==> flow/design.v <==
module fullAdder (a,b,cin,sum,ca); 
input a,b,cin;
output sum,ca;
assign sum = a ^ b ^ cin; 
assign ca= (a&b) | (a&cin) |(cin&b) ; 
endmodule
module fourBitAdder(a,b,cin,sum,ca);
input[3:0] a,b;
input [3:0]cin;
output [3:0] sum;
output [3:0]ca;
fullAdder FA_0(a[0],b[0],cin[0],sum[0],ca[0]);
fullAdder FA_1(a[1],b[1],cin[1],sum[1],ca[1]);
fullAdder FA_2(a[2],b[2],cin[2],sum[2],ca[2]);
fullAdder FA_3(a[3],b[3],cin[3],sum[3],ca[3]);
endmodule
module sixtBitAdder(a,b,cin,sum,ca);
input[15:0] a,b;
input [15:0]cin;
output[15:0] sum;
output [15:0]ca;
fourBitAdder FA_0(a[3:0],b[3:0],cin[3:0],sum[3:0],ca[3:0]);
fourBitAdder FA_1(a[7:4],b[7:4],cin[7:4],sum[7:4],ca[7:4]);
fourBitAdder FA_2(a[11:8],b[11:8],cin[11:8],sum[11:8],ca[11:8]);
fourBitAdder FA_3(a[15:12],b[15:12],cin[15:12],sum[15:12],ca[15:12]);
endmodule
module thirtBitAdder(a,b,cin,sum,ca);
input[31:0] a,b;
input [31:0]cin;
output[31:0] sum;
output [31:0]ca;
sixtBitAdder FA_0(a[15:0],b[15:0],cin[15:0],sum[15:0],ca[15:0]);
sixtBitAdder FA_1(a[31:16],b[31:16],cin[31:16],sum[31:16],ca[31:16]);
endmodule
module sixtyBitAdder(a,b,cin,sum,ca);
input [64:0] a,b;
input [64:0]cin;
output[64:0] sum;
output [64:0]ca;
assign ca[0]=1'b0;
assign sum[64:48]=17'b0;               
assign ca[64:49]=16'b0;
thirtBitAdder FA_0(a[31:0],b[31:0],cin[31:0],sum[31:0],ca[32:1]);
sixtBitAdder FA_1(a[47:32],b[47:32],cin[47:32],sum[47:32],ca[48:33]);
endmodule
module three_fa(sum,ca,a);
input [8:0][64:0]a;
output [2:0][64:0]sum,ca;
sixtyBitAdder a_0(a[0],a[1],a[2],sum[0],ca[0]);
sixtyBitAdder a_1(a[3],a[4],a[5],sum[1],ca[1]);
sixtyBitAdder a_2(a[6],a[7],a[8],sum[2],ca[2]);
endmodule
module three_fam(sum,ca,s,c);
input [4:0][64:0]s;
input [3:0][64:0]c;
output  [2:0][64:0]sum,ca;
sixtyBitAdder a_0(s[0],s[1],c[0],sum[0],ca[0]);
sixtyBitAdder a_1(c[1],s[2],c[2],sum[1],ca[1]);
sixtyBitAdder a_2(s[3],s[4],c[3],sum[2],ca[2]);
endmodule
module ppg(c,a,b);
input[31:0] a,b;
output reg[31:0][64:0] c;
reg [64:0] pp;
integer i,j;
always@(*)
begin
for(i=0;i<32;i+=1)
begin
pp=65'h0000_0000_0000_0000;
for(j=0;j<32;j+=1)
begin
pp[j+i]= a[j] & b[i];
end
c[i]=pp;
end
end
endmodule
module dff_lvl_1 (input [31:0][64:0]d,input [32:1]a2,input [32:1]b2,input [9:1]exp_c,input sign_c,input rst,input clk,output reg [31:0][64:0] q,output reg [74:1] comb);  
    always@(posedge clk )  
       if (!rst)  
       begin
          q <= 0;
          comb <= 0;
       end
       else  
       begin
          q <= d;
          comb[32:1] <= a2;
          comb[64:33] <= b2;
          comb[73:65] <= exp_c;
          comb[74] <= sign_c;  
       end
endmodule  
module dff_lvl_2 (input [9:0][64:0]d1,input [9:0][64:0]d2,input [74:1] comb,input rst,input clk,output reg [9:0][64:0] q1,output reg [9:0][64:0] q2,output reg [74:1] comb1);  
    always@(posedge clk )  
       if (!rst)  
       begin
          q1 <= 0; 
          q2 <= 0;
          comb1<=0; 
       end
       else  
       begin
          q1 <= d1;  
          q2 <= d2;
          comb1<=comb;
       end
endmodule  
module dff_lvl_3 (input [6:0][64:0]d1,input [6:0][64:0]d2,input [74:1] comb,input rst,input clk,output reg [6:0][64:0] q1,output reg [6:0][64:0] q2,output reg [74:1] comb1);  
    always@(posedge clk )  
       if (!rst)  
       begin
          q1 <= 0; 
          q2 <= 0; 
          comb1<=0; 
       end
       else  
       begin
          q1 <= d1;  
          q2 <= d2;
          comb1<=comb;
       end
endmodule  
module dff_lvl_4 (input [4:0][64:0]d1,input [4:0][64:0]d2,input [74:1] comb,input rst,input clk,output reg [4:0][64:0] q1,output reg [4:0][64:0] q2,output reg [74:1] comb1);  
    always@(posedge clk )  
       if (!rst)  
       begin
          q1 <= 0; 
          q2 <= 0; 
          comb1<=0; 
       end
       else  
       begin
          q1 <= d1;  
          q2 <= d2;
          comb1<=comb;
       end
endmodule  
module dff_lvl_5 (input [2:0][64:0]d1,input [2:0][64:0]d2,input [74:1] comb,input rst,input clk,output reg [2:0][64:0] q1,output reg [2:0][64:0] q2,output reg [74:1] comb1);  
    always@(posedge clk )  
       if (!rst)  
       begin
          q1 <= 0; 
          q2 <= 0; 
          comb1<=0; 
       end
       else  
       begin
          q1 <= d1;  
          q2 <= d2;
          comb1<=comb;
       end
endmodule  
module dff_lvl_6 (input [1:0][64:0]d1,input [1:0][64:0]d2,input [74:1] comb,input rst,input clk,output reg [1:0][64:0] q1,output reg [1:0][64:0] q2,output reg [74:1] comb1);  
    always@(posedge clk )  
       if (!rst)  
       begin
          q1 <= 0; 
          q2 <= 0; 
          comb1<=0; 
       end
       else  
       begin
          q1 <= d1;  
          q2 <= d2;
          comb1<=comb;
       end
endmodule  
module dff_lvl_7 (input [64:0]d1,input [64:0]d2,input [74:1] comb,input rst,input clk,output reg [64:0] q1,output reg [64:0] q2,output reg [74:1] comb1);  
    always@(posedge clk )  
       if (!rst)  
       begin
          q1 <= 0; 
          q2 <= 0;
          comb1<=0;  
       end
       else  
       begin
          q1 <= d1;  
          q2 <= d2;
          comb1<=comb;
       end
endmodule  
module kpga(x,ai,bi);
input ai,bi;
output reg[7:0] x;
always @(ai or bi)
if(ai==bi)
begin
if(ai==0)
x="k";
else
x="g";
end
else
x="p";
endmodule
module kpgga(x,ai,bi);
input [7:0] ai,bi;
output [7:0][7:0]x;
kpga kpg_0(x[0],ai[0],bi[0]);
kpga kpg_1(x[1],ai[1],bi[1]);
kpga kpg_2(x[2],ai[2],bi[2]);
kpga kpg_3(x[3],ai[3],bi[3]);
kpga kpg_4(x[4],ai[4],bi[4]);
kpga kpg_5(x[5],ai[5],bi[5]);
kpga kpg_6(x[6],ai[6],bi[6]);
kpga kpg_7(x[7],ai[7],bi[7]);
endmodule
module lvl #(parameter K=0) (y,x);
input [47:0][7:0]x;
output reg [47:0][7:0] y ;
integer i;
always@(*)
begin 
for(i=0;i<48;i=i+1)
begin
y[i]=x[i];
end 
for(i=47;(i-2**K)>=0;i=i-1)
begin 
if(y[i]=="k") 
begin
y[i]="k";
end 
else if(y[i]=="p")  
begin
if(y[i-2**K]=="k")
y[i]="k";
else if(y[i-2**K]=="p")
y[i]="p";
else
y[i]="g";
end
else  
begin
y[i]="g";
end 
end 
end 
endmodule
module dff_lvl (input [47:0][7:0]d,input [74:1] comb,input rst,input clk,output reg [47:0][7:0] q,output reg[47:0] wire1,output reg[47:0] wire2,input [47:0]a,input [47:0]b,output reg [74:1] comb1);  
    always@(posedge clk )  
       if (!rst)  
       begin
          q <= 0;
          wire1<=0;
          wire2<=0;  
          comb1<=0;
       end
       else  
       begin
          q <= d;  
          wire1<=a;
          wire2<=b;
          comb1<=comb;
       end
endmodule  
module dff (input [47:0]a,input [47:0]b,input [74:1] comb,input rst,input clk,output reg [47:0] c,output reg [47:0] d,output reg [74:1] comb1);  
    always @ (posedge clk )  
    begin
       if (!rst)  
       begin
         c <= 0; 
         d <= 0; 
         comb1<=0;
       end
       else  
       begin
          c <= a;
          d <= b;
          comb1<=comb;  
       end
    end
endmodule  
module ppca(y,x,comb,rst,clk,a,b,c,d,combn);
input [47:0][7:0]x;
input [47:0] a,b;
input [74:1] comb;
wire [47:0][7:0]reg1,reg2,reg3,reg4,reg5,reg6;
wire[47:0] wire6,wire7,wire8,wire9,wire10,wire11,wire12,wire13,wire14,wire15,wire16,wire17;
output  [47:0][7:0] y ;
output [47:0] c,d;
output [74:1] combn;
wire  [47:0][7:0] wire1,wire2,wire3,wire4,wire5,wire18 ;
wire [74:1] comb1,comb2,comb3,comb4,comb5,comb6;
input rst,clk;
dff_lvl c1(x,comb,rst,clk,reg1,wire6,wire7,a,b,comb1);  
lvl #(0) m1(wire1,reg1);
dff_lvl c2(wire1,comb1,rst,clk,reg2,wire8,wire9,wire6,wire7,comb2);  
lvl #(1) m2(wire2,reg2);
dff_lvl c3(wire2,comb2,rst,clk,reg3,wire10,wire11,wire8,wire9,comb3);  
lvl #(2) m3(wire3,reg3);
dff_lvl c4(wire3,comb3,rst,clk,reg4,wire12,wire13,wire10,wire11,comb4);  
lvl #(3) m4(wire4,reg4);
dff_lvl c5(wire4,comb4,rst,clk,reg5,wire14,wire15,wire12,wire13,comb5);  
lvl #(4) m5(wire5,reg5);
dff_lvl c6(wire5,comb5,rst,clk,reg6,wire16,wire17,wire14,wire15,comb6);  
lvl #(5) m6(wire18,reg6);
dff_lvl c7(wire18,comb6,rst,clk,y,c,d,wire16,wire17,combn);  
endmodule
module addera(si,a,b,xin,comb,clk,rst,comb2);
input [47:0] a,b;
input[7:0] xin;
wire [48:0][7:0]x;
integer i;
input clk,rst;
input [74:1] comb;
wire [47:0] c,d,e,f;
wire [47:0][7:0] y ;
  output reg[47:0] si;
wire [74:1] comb1;
output [74:1] comb2;
dff m1(a,b,comb,rst,clk,c,d,comb1);   
kpgga kpg_0(x[8:1],c[7:0],d[7:0]);
kpgga kpg_1(x[16:9],c[15:8],d[15:8]);
kpgga kpg_2(x[24:17],c[23:16],d[23:16]);
kpgga kpg_3(x[32:25],c[31:24],d[31:24]);
kpgga kpg_4(x[40:33],c[39:32],d[39:32]);
kpgga kpg_5(x[48:41],c[47:40],d[47:40]);
assign x[0]=xin;
ppca ppc_0(y[47:0],x[47:0],comb1,rst,clk,c,d,e,f,comb2);
always@(*)
begin
for(i=0;i<48;i=i+1)
begin
if(y[i]=="k")
si[i]=(e[i]^f[i])^0;
else
si[i]=(e[i]^f[i])^1;
end
end
endmodule
module wallace(c,a,b,a2,b2,exp_c,sign_c,clk,rst,a3,b3,exp_c3,sign_c3);
input [32:0] a,b;
output[64:0] c;
input [32:1] a2,b2;
output [32:1] a3,b3;
input sign_c;
output sign_c3;
input [9:1]exp_c;
output [9:1]exp_c3;
wire [74:1] comb1,comb2,comb3,comb4,comb5,comb6,comb7,comb8,comb9,comb10;
wire [7:0]xin;
input clk,rst;
assign xin="k";
wire [31:0][64:0] pp;
wire [31:0][64:0] pp_c;
ppg ppg_0(pp_c,a[31:0],b[31:0]);
dff_lvl_1 m1(pp_c,a2,b2,exp_c,sign_c,rst,clk,pp,comb1);  
wire  [9:0][64:0] sum_c,ca_c,sum,ca;
three_fa a_0(sum_c[2:0],ca_c[2:0],pp[8:0]);
three_fa a_1(sum_c[5:3],ca_c[5:3],pp[17:9]);
three_fa a_2(sum_c[8:6],ca_c[8:6],pp[26:18]);
sixtyBitAdder a_3(pp[27],pp[28],pp[29],sum_c[9],ca_c[9]);
dff_lvl_2 m2(sum_c,ca_c,comb1,rst,clk,sum,ca,comb2);  
wire [6:0][64:0] sum2_c,ca2_c,sum2,ca2;
three_fam a_4(sum2_c[2:0],ca2_c[2:0],sum[4:0],ca[3:0]);
three_fam a_5(sum2_c[5:3],ca2_c[5:3],ca[8:4],sum[8:5]);
sixtyBitAdder a_6(sum[9],ca[9],pp[30],sum2_c[6],ca2_c[6]);
dff_lvl_3 m3(sum2_c,ca2_c,comb2,rst,clk,sum2,ca2,comb3);  
wire [4:0][64:0] sum3_c,ca3_c,sum3,ca3;
three_fam a_7(sum3_c[2:0],ca3_c[2:0],sum2[4:0],ca2[3:0]);
sixtyBitAdder a_8(sum2[5],ca2[4],ca2[5],sum3_c[3],ca3_c[3]);
sixtyBitAdder a_9(sum2[6],ca2[6],pp[31],sum3_c[4],ca3_c[4]);
dff_lvl_4 m4(sum3_c,ca3_c,comb3,rst,clk,sum3,ca3,comb4);  
wire [2:0][64:0] sum4_c,ca4_c,sum4,ca4;
three_fam a_10(sum4_c[2:0],ca4_c[2:0],sum3[4:0],ca3[3:0]);
dff_lvl_5 m5(sum4_c,ca4_c,comb4,rst,clk,sum4,ca4,comb5);  
wire [1:0][64:0] sum5_c,ca5_c,sum5,ca5;
sixtyBitAdder a_11(sum4[0],sum4[1],ca4[0],sum5_c[0],ca5_c[0]);
sixtyBitAdder a_12(sum4[2],ca4[1],ca4[2],sum5_c[1],ca5_c[1]);
dff_lvl_6 m6(sum5_c,ca5_c,comb5,rst,clk,sum5,ca5,comb6);  
wire [64:0] sum6_c,ca6_c,sum6,ca6;
sixtyBitAdder a_13(sum5[0],sum5[1],ca5[0],sum6_c,ca6_c);
dff_lvl_7 m7(sum6_c,ca6_c,comb6,rst,clk,sum6,ca6,comb7);  
wire [64:0] sum7_c,ca7_c,sum7,ca7;
reg [64:0] ca5_d;                   
always@(posedge clk)
    if (!rst)
        ca5_d <= 0;
    else
        ca5_d <= ca5[1];
sixtyBitAdder a_14(sum6,ca5_d,ca6,sum7_c,ca7_c);
dff_lvl_7 m8(sum7_c,ca7_c,comb7,rst,clk,sum7,ca7,comb8);  
wire [64:0] sum8_c,ca8_c,sum8,ca8;
sixtyBitAdder a_15(sum7,ca3[4],ca7,sum8_c,ca8_c);
dff_lvl_7 m9(sum8_c,ca8_c,comb8,rst,clk,sum8,ca8,comb9); 
addera a_16(c[47:0],sum8[47:0],ca8[47:0],xin,comb9,clk,rst,comb10);
assign a3=comb10[32:1];
assign b3=comb10[64:33];
assign exp_c3=comb10[73:65];
assign sign_c3=comb10[74];
assign c[64:48]=0;                   
endmodule
module getval(
    input [32:1] a,
    input [32:1] b,
    output reg [32:1] man_a,
    output reg [32:1] man_b,
    output reg [8:1] exp_a,
    output reg [8:1] exp_b,
    output reg sign_a,
    output reg sign_b
);
always@(*)begin
    man_a={32'b0};
    man_b={32'b0};
    man_a [23:1] = a[23:1];
    man_b [23:1] = b[23:1];
    exp_a =a[31:24];
    exp_b =b[31:24];
    sign_a =a[32];
    sign_b =b[32];
    man_a[24]=1'b1;  
    man_b[24]=1'b1;  
    end
endmodule
module mux21(input [9:1] exp_c,input [32:1] a,input [32:1] b,output [9:1] exp_cs);
wire [9:1]exp_c2,sel;
wire s;
assign exp_c2=9'b1111_1111_1;
wire [9:1]t1,t2,t3;
assign s=((exp_c>255) ||(a[31:24]==255) ||(b[31:24]==255) );
assign sel={8{s}};
assign t1=exp_c2 & sel;
assign t2=exp_c & (~sel);
assign t3=t1|t2;
assign exp_cs=t3;
endmodule
module mux22(input ch,input [9:1]exp_c,output [9:1] exp_cs);
assign exp_cs=exp_c+ch;
endmodule
module mux23(input [65:1] man_c,input [32:1] a,input [32:1] b,output [65:1] man_cs);
wire [65:1]t1,t2,t3,t4,t5,t6,sel,sel2,man_c2,man_c3;
wire s,s2;
assign s=(a[23:1]!=0 || b[23:1]!=0);
assign sel={65{s}};
assign man_c2=65'h0000_0010_0000_0000;
assign man_c3={65{1'b0}};
assign t1=sel &man_c2;
assign t2=man_c3 & (~sel);
assign t3=t1|t2;
assign s2=( ((a[31:24]==255 && a[23:1]!=0) || (b[31:24]==255 && b[23:1]!=0)) || ((a[31:24]==255 && a[23:1]==0) || (b[31:24]==255 && b[23:1]==0)) );
assign sel2={65{s2}};
assign t4=sel2 & t3;
assign t5=man_c &(~sel2);
assign t6=t4 | t5;
assign man_cs=t6;
endmodule
module mux24(input ch,input [65:1] man_cs,input [9:1]exp_cs,input [32:1] a,input [32:1] b,output [31:1] c);
wire [65:1]t1,t2,t3,sel,man_c2,man_c3;
reg [65:1] t7;
wire s;
assign s=(a[31:1]==0 || b[31:1]==0);
assign sel={65{s}};
assign man_c2=man_cs;
assign man_c3={65{1'b0}};
assign t1=man_c3 & sel;
assign t2=man_c2 & (~sel);
assign t3=t1|t2;
wire [9:1] t4,t5,t6,sel2,exp_c2,exp_c3;
assign sel2={9{s}};
assign exp_c2={9{1'b0}};
assign exp_c3=exp_cs;
assign t4= exp_c2 & sel2;
assign t5= exp_c3 & (~sel2);
assign t6=t4|t5;
always@(*)
if(ch==1'b1)
t7[47:25]=t3[47:25];
else
t7[47:25]=t3[46:24];
assign c[23:1]=t7[47:25];
assign c[31:24] =t6[8:1];
endmodule
module dff_lvl_p2 (input [31:0]a1,input [31:0]a2,input [32:0]d1,input [32:0]d2,input [7:0]d3,input [7:0]d4,input d5,input d6,input rst,input clk,output reg [31:0] b1,output reg [31:0] b2,output reg [32:0] q1,output reg [32:0] q2,output reg [7:0] q3,output reg [7:0] q4,output reg q5,output reg q6);  
     always@(posedge clk )  
       if (!rst)  
       begin
          q1 <= 0;
          q2 <= 0;
          q3 <= 0;
          q4 <= 0;
          q5 <= 0;
          q6 <= 0;
          b1 <= 0;
          b2 <= 0; 
       end
       else  
       begin
          q1 <= d1;
          q2 <= d2;
          q3 <= d3;
          q4 <= d4;
          q5 <= d5;
          q6 <= d6;
          b1 <= a1;
          b2 <= a2;  
       end
endmodule  
module dff_lvl_p1 (input [32:1]a,input [32:1]b,input rst,input clk,output reg [31:0] c,output reg [31:0] d);  
    always@(posedge clk )  
       if (!rst)  
       begin
          c <= 0; 
          d <= 0; 
       end
       else  
       begin
          c <= a;  
          d <= b;
       end
endmodule 
module dff_lvl_p3 (input a,input [8:1]b,input [32:1]c,input rst,input clk,output reg [31:0] q);  
    always@(posedge clk )  
       if (!rst)  
       begin
          q <= 0; 
       end
       else  
       begin
          q[31]<=a;
          q[30:23]<=b;
          q[22:0]<=c[23:1];
       end
endmodule  
module fpm(
    input [32:1] a,
    input [32:1] b,
    input clk,
    input rst,
    input in_valid,
    output  [32:1] c,
    output out_valid
    );
wire [33:1] w_MAN_a,w_MAN_a2;         
wire [33:1] w_MAN_b,w_MAN_b2;         
wire [8:1] exp_a,exp_b,exp_a2,exp_b2;        
wire [32:1] a1,b1,a2,b2,a3,b3;      
wire sign_a,sign_b,sign_a2,sign_b2;          
reg sign_c;
wire sign_c3;                                
reg [9:1] r_EXP_c;
wire [9:1] w_EXP_c3;                         
wire [9:1] w_EXP_cs;
wire [9:1] w_EXP_cs2;
wire [65:1] w_MAN_c;                         
wire [65:1] w_MAN_cs;
assign w_MAN_a[33]=1'b0;
assign w_MAN_b[33]=1'b0;
reg [19:1] r_VALID;
always@(posedge clk)
    if (!rst)
        r_VALID <= 0;
    else
        r_VALID <= {r_VALID[18:1],in_valid};
assign out_valid=r_VALID[19];
dff_lvl_p1 p1(a,b,rst,clk,a1,b1);
getval m0(a1,b1,w_MAN_a[32:1],w_MAN_b[32:1],exp_a,exp_b,sign_a,sign_b);           
dff_lvl_p2 p2(a1,b1,w_MAN_a,w_MAN_b,exp_a,exp_b,sign_a,sign_b,rst,clk,a2,b2,w_MAN_a2,w_MAN_b2,exp_a2,exp_b2,sign_a2,sign_b2);
always@(*)
begin
    sign_c=sign_a2^sign_b2;
    r_EXP_c=exp_a2+exp_b2-127;
end
wallace m1(w_MAN_c,w_MAN_a2,w_MAN_b2,a2,b2,r_EXP_c,sign_c,clk,rst ,a3,b3,w_EXP_c3,sign_c3 );                                              
    mux22 m2(w_MAN_c[48],w_EXP_c3,w_EXP_cs);             
    mux21 m3(w_EXP_cs,a3,b3,w_EXP_cs2);                  
    mux23 m4(w_MAN_c,a3,b3,w_MAN_cs);                    
    mux24 m5(w_MAN_c[48],w_MAN_cs,w_EXP_cs2,a3,b3,c[31:1]);    
assign c[32]=sign_c3;
endmodule
## Reports on fpm

What the tools print for fpm, step after step.
Line numbers count from 1 in the design file above.
Library cell names are shortened.
The mark - stands for no value.

| inputs | value |
|---|---|
| top module | fpm |
| clock port | clk |
| standard-cell library | sky130hd |
| library corner | tt_025C_1v80 |

## Elaborated design

Yosys after proc, flatten, opt, wreduce and memory -nomap, before mapping. Memory bits, and registers merged into a memory's read port (data or address), are not among the register bits. Print and check cells are not counted.

| bit counts | value |
|---|---|
| bits in registers | 6543 |
| input bits | 67 |
| output and inout port bits | 33 |
| word-level cells | 7221 |

| cells by class | value |
|---|---|
| $add $sub $neg | 3 |
| magnitude comparators | 1 |
| equal/unequal tests | 585 |
| multiplexer cells | 996 |
| bitwise logic cells | 4650 |
| reduce/logical cells | 467 |

Operators by type and width:

| operator | count |
|---|---|
| 2-to-1 mux 4 bit | 722 |
| equality test 7 bit (second input constant) | 356 |
| bitwise AND 1 bit | 2225 |
| XOR 1 bit | 1204 |
| 2-to-1 mux 5 bit | 225 |
| bitwise OR 1 bit | 974 |
| equality test 8 x 7 -> 1 bit (second input constant) | 94 |
| OR reduction 4 bit | 178 |
| equality test 6 bit (second input constant) | 88 |
| OR reduction 2 bit | 225 |
| inverter 1 bit | 236 |
| AND reduction 2 bit | 47 |
| bitwise AND 47 bit | 2 |
| inverter 47 bit | 2 |
| logical NOT 31 bit | 2 |
| 2-to-1 mux 1 bit | 48 |
| bitwise AND 47 x 37 -> 47 bit | 1 |
| bitwise OR 47 bit | 1 |
| logical NOT 23 bit | 2 |
| nonzero test 23 bit | 2 |
| equality test 1 bit | 38 |
| equality test 5 bit (second input constant) | 7 |
| 2-to-1 mux 23 bit | 1 |
| equality test 8 bit (second input constant) | 2 |
| bitwise AND 8 bit | 2 |
| inverter 8 bit | 2 |
| adder 8 x 8 -> 9 bit | 1 |
| adder 9 x 1 -> 9 bit | 1 |

Other operator kinds: 5; their cells: 14.

## Depth

Longest topological path by Yosys (ltp), each cell counted once; first at word level (registers and memories cut), then after technology mapping (sequential cells cut; the memories' decode and read muxes count).

| logic depth | value |
|---|---|
| depth in word-level cells | 11 |
| ABC_AREA | 0 |
| depth in mapped cells | 11 |
| mapped depth without buffers | 10 |

## Synthesis result

The flow's flattened synthesis, as Yosys stat reports it; memories are mapped. The netlist is that of the ABC_AREA named above (0 if unset); the other value can give another one.

Cells by type:

| type | count | area in all (um^2) |
|---|---|---|
| dfxtp_1 | 4959 | 9.93E+04 |
| and2_1 | 3590 | 2.25E+04 |
| fa_1 | 488 | 9769.37 |
| and3_1 | 706 | 4.42E+03 |
| ha_1 | 205 | 2564.96 |
| clkbuf_1 | 653 | 2.45E+03 |
| nor2_1 | 598 | 2.24E+03 |
| nand2_1 | 380 | 1.43E+03 |
| a21oi_1 | 262 | 1.31E+03 |
| nor3_1 | 223 | 1116.07 |
| nor2b_1 | 116 | 725.696 |
| nand4b_1 | 78 | 683.155 |
| xnor2_1 | 77 | 674.397 |
| o21a_1 | 83 | 623.098 |
| nand3b_1 | 70 | 525.504 |
| nand2b_1 | 83 | 519.248 |
| nand3_1 | 88 | 440.422 |
| o21ai_0 | 60 | 300.288 |

Not listed: further types 43, cells in them 487.

| mapped netlist | value |
|---|---|
| standard cells after synthesis | 13206 |
| chip area (Yosys) | 154989.9 um^2 |
| sequential area | 99275.2 um^2 |
| flip-flop cells | 4959 |
| buffer cells | 691 |

The figures by module come from a second, unflattened synthesis with its own total; it is not the netlist above.

| unflattened totals | value |
|---|---|
| cell total of the unflattened synthesis | 33226 |
| area total of the unflattened synthesis | 390175.5 um^2 |

Each row is one instance without its submodules.

By module:

| module | times used | cells | area (um^2) |
|---|---|---|---|
| dff_lvl | 7 | 1169 | 15205.8 |
| dff_lvl_1 | 1 | 4547 | 57801.7 |
| dff_lvl_2 | 1 | 2900 | 36801.5 |
| fullAdder | 1440 | 1 | 20.0 |
| dff_lvl_3 | 1 | 2077 | 26392.8 |
| dff_lvl_4 | 1 | 1528 | 19653.8 |
| dff_lvl_7 | 3 | 430 | 5582.9 |
| ppg | 1 | 2273 | 15338.5 |
| dff_lvl_5 | 1 | 979 | 12456.9 |
| dff_lvl_6 | 1 | 705 | 9156.3 |
| sixtyBitAdder | 30 | 35 | 259.0 |
| lvl #(K=0) | 1 | 756 | 5957.0 |
| lvl #(K=1) | 1 | 745 | 5662.9 |
| lvl #(K=2) | 1 | 725 | 5416.4 |

Modules not listed: 22.

## Timing after synthesis

Source: OpenSTA report_checks on the synthesized netlist (no wires, ideal clock, input and output delay 20% of the period each), path of least setup slack; recovery checks are left aside. Register names are those of the netlist, which keeps one name where synthesis merged equal registers.

| timing post-synthesis | value |
|---|---|
| path kind | flip-flop to output port |
| start point | register (name not given) |
| end point | output port c[29] |
| clock period | 5000 ps |
| output delay | 1000 ps |
| launch time at the first pin | 0 ps |
| arrival time | 2550 ps |
| setup slack | 1450 ps |
| delay of the path | 2550 ps |
| stages | 12 |
| synthesis period reached | 3550 ps |

"delay of the path" = arrival - input delay + setup time.
At an output port there is no setup time.
"stages" counts driving pins, that of a launching flip-flop among them; a cell with two outputs on the path counts twice.
"synthesis period reached" is the clock period less the worst setup slack; recovery checks do not enter. This is arithmetic on one report: input and output delays are still those of the set period (20% each).

| on the way, post-synthesis | value |
|---|---|
| cell sequence | dfxtp_1 > buf_2 > buf_2 > nand3b_1 > xnor2_2 > inv_1 > clkbuf_1 > ha_1 > ha_1 > nand3_1 > xor2_1 > a31oi_1 |

RTL lines, path post-synthesis:

| element | line | RTL |
|---|---|---|
| to (decl) | 535 | `output  [32:1] c,` |

No chain of elaborated cells between the ends is given.

## Path in the finished layout

From the final timing report of record 1: the path of least setup slack in the routed layout; clock arrival at registers is part of the times.
The path's times are printed in steps of 10 ps; the period is the one set.

| timing post-layout | value |
|---|---|
| path kind | flip-flop to output port |
| start point | register m1.a_16.ppc_0.c7.q |
| end point | output port c[27] |
| clock period | 4800 ps |
| output delay | 960 ps |
| launch time at the first pin | 950 ps |
| arrival time | 3610 ps |
| setup slack | 230 ps |
| stages | 10 |

An end named without its bit number is one bit of that signal or, where synthesis recoded a state register, one of its new flip-flops.
Between the ends stands the longest chain of elaborated cells between them, by number of cells; it is not shown to be the way that was timed. Of several equally long chains one is given.
Each line given opens the expression or statement behind the cell; cells for indexed reads and writes are added by Yosys, which also makes memories of some case tables.

| on the way, post-layout | value |
|---|---|
| cell sequence | dfxtp_1 > nand3b_1 > xnor2_4 > inv_1 > ha_1 > ha_1 > nand3_1 > xor2_2 > a31oi_1 > clkdlybuf4s50_1 |
| length of the longest elaborated chain | 10 |

RTL lines, path post-layout:

| element | line | RTL |
|---|---|---|
| from (decl) | 243 | `module dff_lvl (input [47:0][7:0]d,input [74:1] comb,input rst,input clk,output reg [47:0][7:0] q,output reg[4 ...` |
| from (assign) | 247 | `q <= 0;` |
| from (assign) | 254 | `q <= d;` |
| equality test 6 bit | 328 | `if(y[i]=="k")` |
| 2-to-1 mux 1 bit | 328 |  |
| adder 9 x 1 -> 9 bit | 433 | `assign exp_cs=exp_c+ch;` |
| greater-than comparator 9 x 8 -> 1 bit | 425 | `assign s=((exp_c>255) \|\|(a[31:24]==255) \|\|(b[31:24]==255) );` |
| logical OR 1 bit (2 in a row) | 425 |  |
| inverter 8 bit | 428 | `assign t2=exp_c & (~sel);` |
| bitwise AND 8 bit | 428 |  |
| bitwise OR 8 bit | 429 | `assign t3=t1\|t2;` |
| bitwise AND 8 bit | 468 | `assign t5= exp_c3 & (~sel2);` |
| to (decl) | 535 | `output  [32:1] c,` |

# Flow runs of fpm

Measured results for fpm: 5 stored runs of the Yosys and OpenROAD flow on sky130hd. The settings differ; the order carries no meaning. The constraints put input and output delay at 20% of the set period each and load the outputs with 0.01 pF.
"reached clock period" means the clock period less the worst setup slack. The figure is calculated, with input and output delays left at 20% of the set period.
"critical setup path time": the worst setup path's part of the clock period (all of it between registers, 20% less for each end at a port) less its slack. A launch clock that arrives late makes it longer, a capture clock that arrives late makes it shorter.
By "total design power" is meant OpenSTA's value without simulated activity: inputs other than the clock are taken to toggle once in ten clock periods, and the tool carries that through the logic.
"critical setup path time" is known to 10 ps.

#### Record 1

| setting | value |
|---|---|
| CORE_UTILIZATION | `54` |
| period_ns | `4.8` |
| CAP_MARGIN | `20` |
| CORE_MARGIN | `2` |
| SLEW_MARGIN | `20` |

| result | value |
|---|---|
| worst hold slack after layout | 407 ps |
| worst setup slack after layout | 230 ps |
| total design power | 80639 uW |
| sum of negative setup slack | 0 ps |
| standard-cell area of the final layout | 175206.0 um^2 |
| area inside the die boundary | 291319.0 um^2 |
| reached clock period | 4570 ps |
| chip area in the Yosys report | 154989.9 um^2 |
| utilization | 61.4 % |
| critical setup path time | 3610 ps |
| worst path kind | flip-flop to output port |

#### Record 2

| setting | value |
|---|---|
| ABC_AREA | `1` |
| CORE_UTILIZATION | `35` |
| TNS_END_PERCENT | `55` |
| period_ns | `5.0` |
| CAP_MARGIN | `20` |
| CORE_MARGIN | `2` |
| SLEW_MARGIN | `20` |

| result | value |
|---|---|
| worst hold slack after layout | 347 ps |
| worst setup slack after layout | 336 ps |
| total design power | 77616 uW |
| sum of negative setup slack | 0 ps |
| standard-cell area of the final layout | 182410.0 um^2 |
| area inside the die boundary | 461136.0 um^2 |
| reached clock period | 4664 ps |
| chip area in the Yosys report | 159501.7 um^2 |
| utilization | 40.3 % |
| critical setup path time | 3660 ps |
| worst path kind | flip-flop to output port |

#### Record 3

| setting | value |
|---|---|
| ABC_AREA | `1` |
| CELL_PAD_IN_SITES_DETAIL_PLACEMENT | `0` |
| CORE_ASPECT_RATIO | `1.04` |
| CORE_MARGIN | `8` |
| CORE_UTILIZATION | `23` |
| HOLD_SLACK_MARGIN | `0.09` |
| MIN_ROUTING_LAYER | `met2` |
| PLACE_DENSITY_LB_ADDON | `0.0` |
| SETUP_SLACK_MARGIN | `-0.16` |
| SLEW_MARGIN | `30` |
| TNS_END_PERCENT | `30` |
| period_ns | `5.19` |
| CAP_MARGIN | `20` |

| result | value |
|---|---|
| worst hold slack after layout | 398 ps |
| worst setup slack after layout | 159 ps |
| total design power | 82561 uW |
| sum of negative setup slack | 0 ps |
| standard-cell area of the final layout | 191002.0 um^2 |
| area inside the die boundary | 720394.0 um^2 |
| reached clock period | 5031 ps |
| chip area in the Yosys report | 159501.7 um^2 |
| utilization | 27.6 % |
| critical setup path time | 3990 ps |
| worst path kind | flip-flop to output port |

#### Record 4

| setting | value |
|---|---|
| ABC_AREA | `0` |
| CAP_MARGIN | `5` |
| CELL_PAD_IN_SITES_DETAIL_PLACEMENT | `1` |
| CORE_ASPECT_RATIO | `1.92` |
| CORE_MARGIN | `8` |
| CORE_UTILIZATION | `16` |
| CTS_CLUSTER_SIZE | `93` |
| GPL_ROUTABILITY_DRIVEN | `1` |
| GPL_TIMING_DRIVEN | `1` |
| HOLD_SLACK_MARGIN | `0.08` |
| PLACE_DENSITY_LB_ADDON | `0.2` |
| SETUP_SLACK_MARGIN | `-0.24` |
| SLEW_MARGIN | `0` |
| TNS_END_PERCENT | `55` |
| period_ns | `6.36` |

| result | value |
|---|---|
| worst hold slack after layout | 389 ps |
| worst setup slack after layout | 779 ps |
| total design power | 62247 uW |
| sum of negative setup slack | 0 ps |
| standard-cell area of the final layout | 186865.0 um^2 |
| area inside the die boundary | 1002130.0 um^2 |
| reached clock period | 5581 ps |
| chip area in the Yosys report | 154989.9 um^2 |
| utilization | 19.3 % |
| critical setup path time | 4310 ps |
| worst path kind | flip-flop to output port |

#### Record 5

| setting | value |
|---|---|
| ABC_AREA | `1` |
| CORE_UTILIZATION | `23` |
| MIN_ROUTING_LAYER | `met2` |
| SETUP_SLACK_MARGIN | `-0.16` |
| SLEW_MARGIN | `15` |
| period_ns | `5.0` |
| CAP_MARGIN | `20` |
| CORE_MARGIN | `2` |

| result | value |
|---|---|
| worst hold slack after layout | 337 ps |
| worst setup slack after layout | 110 ps |
| total design power | 76394 uW |
| sum of negative setup slack | 0 ps |
| standard-cell area of the final layout | 185588.0 um^2 |
| area inside the die boundary | 700159.0 um^2 |
| reached clock period | 4890 ps |
| chip area in the Yosys report | 159501.7 um^2 |
| utilization | 26.9 % |
| critical setup path time | 3890 ps |
| worst path kind | flip-flop to output port |
